==> flow/design.v <==
module mult32x32_fast_arith (
    input logic clk,              
    input logic reset,            
    input logic [31:0] a,         
    input logic [31:0] b,         
    input logic [1:0] a_sel,      
    input logic b_sel,            
    input logic [2:0] shift_sel,  
    input logic upd_prod,         
    input logic clr_prod,         
    output logic a_msb_is_0,      
    output logic b_msw_is_0,      
    output logic [63:0] product   
);
    logic [7:0] a_out;
    logic [15:0] b_out;
    logic [24:0] multi_out;
    logic [63:0] shift_out;
    logic [63:0] adder_out;
    logic [63:0] ff_out;
    assign a_msb_is_0 = ~|a[31:24];  
    assign b_msw_is_0 = ~|b[31:16];  
    always_comb begin
        case (a_sel)
            2'd0: a_out = a[7:0];
            2'd1: a_out = a[15:8];
            2'd2: a_out = a[23:16];
            2'd3: a_out = a[31:24];
            default: a_out = 8'd0;
        endcase
    end
    always_comb begin
        case (b_sel)
            1'b0: b_out = b[15:0];
            1'b1: b_out = b[31:16];
            default: b_out = 16'd0;
        endcase
    end
    always_comb begin
        multi_out = b_out * a_out;
    end
    always_comb begin
        case (shift_sel)
            3'd0: shift_out = multi_out << 0;
            3'd1: shift_out = multi_out << 8;
            3'd2: shift_out = multi_out << 16;
            3'd3: shift_out = multi_out << 24;
            3'd4: shift_out = multi_out << 32;
            3'd5: shift_out = multi_out << 40;
            default: shift_out = 64'd0;
        endcase
    end
    always_comb begin
        adder_out = shift_out + ff_out;
    end
    always_ff @(posedge clk or posedge reset) begin
        if (reset) begin
            ff_out <= '0;
        end else begin
            if (clr_prod) begin
                ff_out <= '0;
            end else if (upd_prod) begin
                ff_out <= adder_out;
            end 
        end 
    end
   assign product = ff_out;
endmodule
module mult32x32_fast_fsm (
    input logic clk,               
    input logic reset,             
    input logic start,             
    input logic a_msb_is_0,        
    input logic b_msw_is_0,        
    output logic busy,             
    output logic [1:0] a_sel,      
    output logic b_sel,            
    output logic [2:0] shift_sel,  
    output logic upd_prod,         
    output logic clr_prod          
);
    typedef enum {
        idle_st,
        a0_b0_st,
        a1_b0_st,
        a2_b0_st,
        a3_b0_st,
        a0_b1_st,
        a1_b1_st,
        a2_b1_st,
        a3_b1_st
      } sm_type;
    sm_type current_state;
    sm_type next_state;
    always_ff @(posedge clk, posedge reset) begin
        if (reset == 1'b1) begin
            current_state <= idle_st;
        end
        else begin
            current_state <= next_state;
        end
    end
    always_comb begin
        next_state = current_state;
        busy = 1'b1;
        a_sel = 2'b00;
        b_sel = 1'b0;
        shift_sel = 3'b000;  
        upd_prod = 1'b1;
        clr_prod = 1'b0;
        case (current_state)
            idle_st: begin
                busy = 1'b0;
                if (start == 1'b1) begin
                    next_state = a0_b0_st;
                    upd_prod = 1'b0;
                    clr_prod = 1'b1;
                end
                else begin
                    upd_prod = 1'b0;
                    clr_prod = 1'b0;
                end
            end
            a0_b0_st: begin
                next_state = a1_b0_st;
                shift_sel = 3'b000;  
            end
            a1_b0_st: begin
                next_state = a2_b0_st;
                a_sel = 2'b01;
                shift_sel = 3'b001;  
            end
            a2_b0_st: begin
                a_sel = 2'b10;
                shift_sel = 3'b010;  
                if (a_msb_is_0 == 1'b1) begin
                    if (b_msw_is_0 == 1'b1) begin
                        next_state = idle_st;
                    end
                    else begin
                        next_state = a0_b1_st;
                    end
                end
                else begin
                    next_state = a3_b0_st;
                end
            end
            a3_b0_st: begin
                a_sel = 2'b11;
                shift_sel = 3'b011;  
                if (b_msw_is_0 == 1'b1) begin
                    next_state = idle_st;
                end
                else begin
                    next_state = a0_b1_st;
                end
            end
            a0_b1_st: begin
                next_state = a1_b1_st;
                a_sel = 2'b00;
                b_sel = 1'b1;
                shift_sel = 3'b010;  
            end
            a1_b1_st: begin
                next_state = a2_b1_st;
                a_sel = 2'b01;
                b_sel = 1'b1;
                shift_sel = 3'b011;  
            end
            a2_b1_st: begin
                a_sel = 2'b10;
                b_sel = 1'b1;
                shift_sel = 3'b100;  
                if (a_msb_is_0 == 1'b1) begin
                    next_state = idle_st;
                end
                else begin
                    next_state = a3_b1_st;
                end
            end
            a3_b1_st: begin
                a_sel = 2'b11;
                b_sel = 1'b1;
                shift_sel = 3'b101;  
                busy = 1'b1;
                if (start == 0) begin
                    next_state = idle_st;
                end
                else begin
                    next_state = a0_b0_st;
                    upd_prod = 1'b0;
                    clr_prod = 1'b1;
                end
            end
        endcase
    end
endmodule
module mult32x32_fast (
    input logic clk,             
    input logic reset,           
    input logic start,           
    input logic [31:0] a,        
    input logic [31:0] b,        
    output logic busy,           
    output logic [63:0] product  
);
    logic [1:0] a_sel;
    logic b_sel;
    logic [2:0] shift_sel;
    logic upd_prod;
    logic clr_prod;
    logic a_msb_is_0;
    logic b_msw_is_0;
    mult32x32_fast_fsm f_fsm_m(
        .clk(clk),
        .reset(reset),
        .start(start),
        .busy(busy),
        .a_sel(a_sel),
        .b_sel(b_sel),
        .shift_sel(shift_sel),
        .upd_prod(upd_prod),
        .clr_prod(clr_prod),
        .a_msb_is_0(a_msb_is_0),
        .b_msw_is_0(b_msw_is_0)
    );
    mult32x32_fast_arith f_arith_m(
        .clk(clk),
        .reset(reset),
        .a(a),
        .b(b),
        .a_sel(a_sel),
        .b_sel(b_sel),
        .shift_sel(shift_sel),
        .upd_prod(upd_prod),
        .clr_prod(clr_prod),
        .a_msb_is_0(a_msb_is_0),
        .b_msw_is_0(b_msw_is_0),
        .product(product)
    );
endmodule
# From RTL to reports: mult32x32_fast
# Tool output for the design above, in the order of the flow.
# Line numbers count from 1 in the design file above.
# Operators carry their Yosys type and port widths (W data, S select, Z words).
# Library cell names are shortened.
# A cell with -- has no value.
# setup
top_module,mult32x32_fast
clock_port,clk
cell_library,sky130hd
corner,tt_025C_1v80

# Word level
# Source: Yosys, flattened and elaborated, memories not mapped. Widths are those after wreduce. Registers that Yosys merges into a memory's read port (data or address) are not register bits. Print and check cells do not count.
# word_totals
regBits,96
output_inout_bits,65
elab_cells,56
input_bits,67
# classes
reduce_logical,15
n_addsub,1
mul,1
logic,1
muxes,19
eq_ne,17
# op_table
operator,n
$pmux W64 S6,1
$pmux W32 S9,1
$mul A16 B8 Y24,1
$eq A32 B3 Y1 const B,4
$mux W64,2
$eq A32 B2 Y1 const B,2
$add A64 B64 Y64,1
$mux W32,2
$eq A32 B1 Y1 const B,1
$eq A32 B4 Y1 const B,1
$logic_not A32 Y1,1
$pmux W16 S2,1
$pmux W8 S4,1
$reduce_or A16 Y1,1
$pmux W3 S5,1
$reduce_or A2 Y1,6
$reduce_bool A9 Y1,1
$reduce_or A8 Y1,1
$eq A3 B2 Y1 const B,2
$eq A3 B3 Y1 const B,2
$pmux W2 S3,1
$mux W1,6
$eq A2 B2 Y1 const B,2
$reduce_or A4 Y1,1
$mux W4,1
$eq A3 B1 Y1 const B,1
$logic_not A3 Y1,1
$mux W3,1
# Other operator kinds: 7; their cells: 7.

# Logic depth
# Yosys ltp: most cells in a row. Word level: on the elaborated netlist, between registers, memories and ports. Mapped: between sequential cells and ports; inverters and the memories' decode and read muxes count.
# logic_depth
word_depth,10
ABC_AREA,0
ltp_mapped,39
mapped_depth_nobuf,35

# Netlist
# Source: synth_stat.txt of the flow (Yosys; design flattened, memories mapped). It holds for the ABC_AREA given above (unset counts as 0); a run with the other value may have another netlist.
# mapped
seqArea_um2,1828.0
buffers,60
flip_flops,73
mapped_cells,1421
mapped_area_um2,11415.9
# types
cell,n,area_total_um2
dfrtp_1,72,1.8E+03
fa_1,85,1.7E+03
ha_1,107,1.34E+03
nor2_1,195,731.952
nand2_1,143,536.765
a21oi_1,99,495.475
inv_1,121,454.186
a22o_1,48,420.403
xnor2_1,41,359.094
xor2_1,37,324.061
o21ai_0,58,290.278
a21o_1,37,277.766
mux2i_1,20,200.192
clkbuf_1,41,153.898
or2_2,20,125.12
o21bai_1,16,120.115
o22ai_1,18,112.608
nand3_1,22,110.106
# Other cell types: 62; their cells: 241.
# By module: a second synthesis without flattening, with its own total; a netlist apart from the flattened one above.
# hier_totals
hier_cells,1499
hier_area_um2,11732.5
# Rows give one instance, submodules left out.
# by_module
module,cells,area_um2,seq_area_um2,n_inst
mult32x32_fast_arith,1471,11392.2,1601.5,1
mult32x32_fast_fsm,28,340.3,226.5,1
mult32x32_fast,0,0.0,0.0,1

# Timing after synthesis
# Source: OpenSTA report_checks on the synthesized netlist (no wires, ideal clock, input and output delay 20% of the period each), path of least setup slack; recovery checks are left aside. Register names are those of the netlist, which keeps one name where synthesis merged equal registers.
# synth_timing
path_kind,input to register
start,input a[23]
end,register f_arith_m.ff_out[61]
path_stages,33
launch_ns,1.900
slack_ns,0.108
required_ns,9.379
arrival_ns,9.271
n_path_buf,1
delay_ns,7.492
period_ns,9.5
input_delay_ns,1.900
setup_ns,0.121
period_less_setup_slack_ns,9.392
# "delay_ns" = arrival - input delay + setup time.
# "path_stages" counts driving pins, that of a launching flip-flop among them; a cell with two outputs on the path counts twice.
# "period_less_setup_slack_ns" = period - worst setup slack (recovery checks aside). The figure is calculated, with input and output delays left at 20% of the set period.
# The rows between start and end are the longest chain of elaborated cells between them; the timing report does not say that the signal goes this way. Where chains are equally long, one stands for them.
# Each line given opens the expression or statement behind the cell; cells for indexed reads and writes are added by Yosys, which also makes memories of some case tables.
# At most two assigning lines are given for a register; there are more.
# synth_between
cell_sequence,nand2_1 nand2_1 o21ai_1 clkbuf_1 nor2_1 fa_1 fa_1 fa_1 inv_1 fa_1 inv_1 ha_1 a21oi_1 o21ai_1 a221oi_1 o31ai_1 a21oi_1 or4_1 o211a_1 nand2_1 o211ai_1 and3_1 ha_1 nand2_1 or4_4 o21bai_1 o22ai_2 o31ai_1 nand2_2 a31oi_4 o41ai_2 xor2_1 a22o_1
elab_chain_cells,6
cone_cells,6
lines_between,6
cone_classes,1 x add/sub; 1 x mul; 4 x mux
# synth_rtl
element,line,rtl
from (decl),202,"input logic [31:0] a,"
$pmux W8 S4,24,case (a_sel)
$mul A16 B8 Y24,40,multi_out = b_out * a_out;
$pmux W64 S6,43,case (shift_sel)
$add A64 B64 Y64,54,adder_out = shift_out + ff_out;
$mux W64,62,end else if (upd_prod) begin
$mux W64,60,if (clr_prod) begin
to (assign),61,ff_out <= '0;
to (assign),63,ff_out <= adder_out;
to (decl),20,logic [63:0] ff_out;

# Worst path after layout
# Path of least setup slack in the final report of job 1 (OpenROAD, finished layout, wires in). Where an end is a register, its clock arrival counts in the times.
# layout_timing
path_kind,input to register
start,input a[31]
end,register f_arith_m.ff_out[59]
path_stages,37
arrival_ns,9.18
slack_ns,-0.73
required_ns,8.45
n_path_buf,5
input_delay_ns,1.64
period_ns,8.2
launch_ns,1.64
setup_ns,0.11
# The rows between start and end are the longest chain of elaborated cells between them; the timing report does not say that the signal goes this way. Where chains are equally long, one stands for them.
# At most two assigning lines are given for a register; there are more.
# layout_between
cell_sequence,buf_8 nand2_4 nand2_4 o21ai_4 buf_6 buf_6 nor2_4 fa_1 fa_2 fa_1 inv_2 fa_1 inv_2 ha_4 nand4_1 nor3b_4 a221oi_2 o31ai_2 a21oi_2 o21ba_4 a22oi_2 xor2_4 a21oi_2 o22ai_2 ha_1 buf_6 nand4_4 or4_4 o21bai_4 o22ai_2 buf_6 o21ai_2 and3_4 or2_4 o21ai_2 xor2_1 a22o_1
elab_chain_cells,6
cone_cells,6
lines_between,6
cone_classes,1 x add/sub; 1 x mul; 4 x mux
# layout_rtl
element,line,rtl
from (decl),202,"input logic [31:0] a,"
$pmux W8 S4,24,case (a_sel)
$mul A16 B8 Y24,40,multi_out = b_out * a_out;
$pmux W64 S6,43,case (shift_sel)
$add A64 B64 Y64,54,adder_out = shift_out + ff_out;
$mux W64,62,end else if (upd_prod) begin
$mux W64,60,if (clr_prod) begin
to (assign),61,ff_out <= '0;
to (assign),63,ff_out <= adder_out;
to (decl),20,logic [63:0] ff_out;

# Below are 3 stored runs of the flow (Yosys, OpenROAD; platform sky130hd) on mult32x32_fast, each with its settings and what was measured, unordered. Constraints: input delay and output delay 20% of the set period each, output load 0.01 pF.
# "period_less_ws_ns" = clock period - worst setup slack. The figure is calculated, with input and output delays left at 20% of the set period.
# Among the settings, . means not set for that run.
run name,ABC_AREA,CAP_MARGIN,CELL_PAD_IN_SITES_GLOBAL_PLACEMENT,CORE_ASPECT_RATIO,CORE_MARGIN,CORE_UTILIZATION,CTS_CLUSTER_SIZE,GPL_ROUTABILITY_DRIVEN,GPL_TIMING_DRIVEN,HOLD_SLACK_MARGIN,MAX_ROUTING_LAYER,SETUP_SLACK_MARGIN,SLEW_MARGIN,period_ns,PLACE_DENSITY_LB_ADDON,TNS_END_PERCENT,yosys.chip_area_um2,total_die_area_um2,util_pct,final_setup_ws_ns,holdWs_ns,period_less_ws_ns
job 1,0,35,1,1.05,3,29,50,1,0,0.14,met4,1.34,5,8.2,.,.,11415.9,41782.5,47.8,-0.726,0.350,8.926
job 2,.,15,.,1.63,2,40,.,.,.,-0.05,.,.,20,9.5,0.23,50,11415.9,29947.5,59.8,0.196,0.353,9.304
job 3,.,20,.,.,2,40,.,.,.,.,.,.,20,9.5,.,.,11415.9,29906.5,60.3,0.283,0.348,9.217
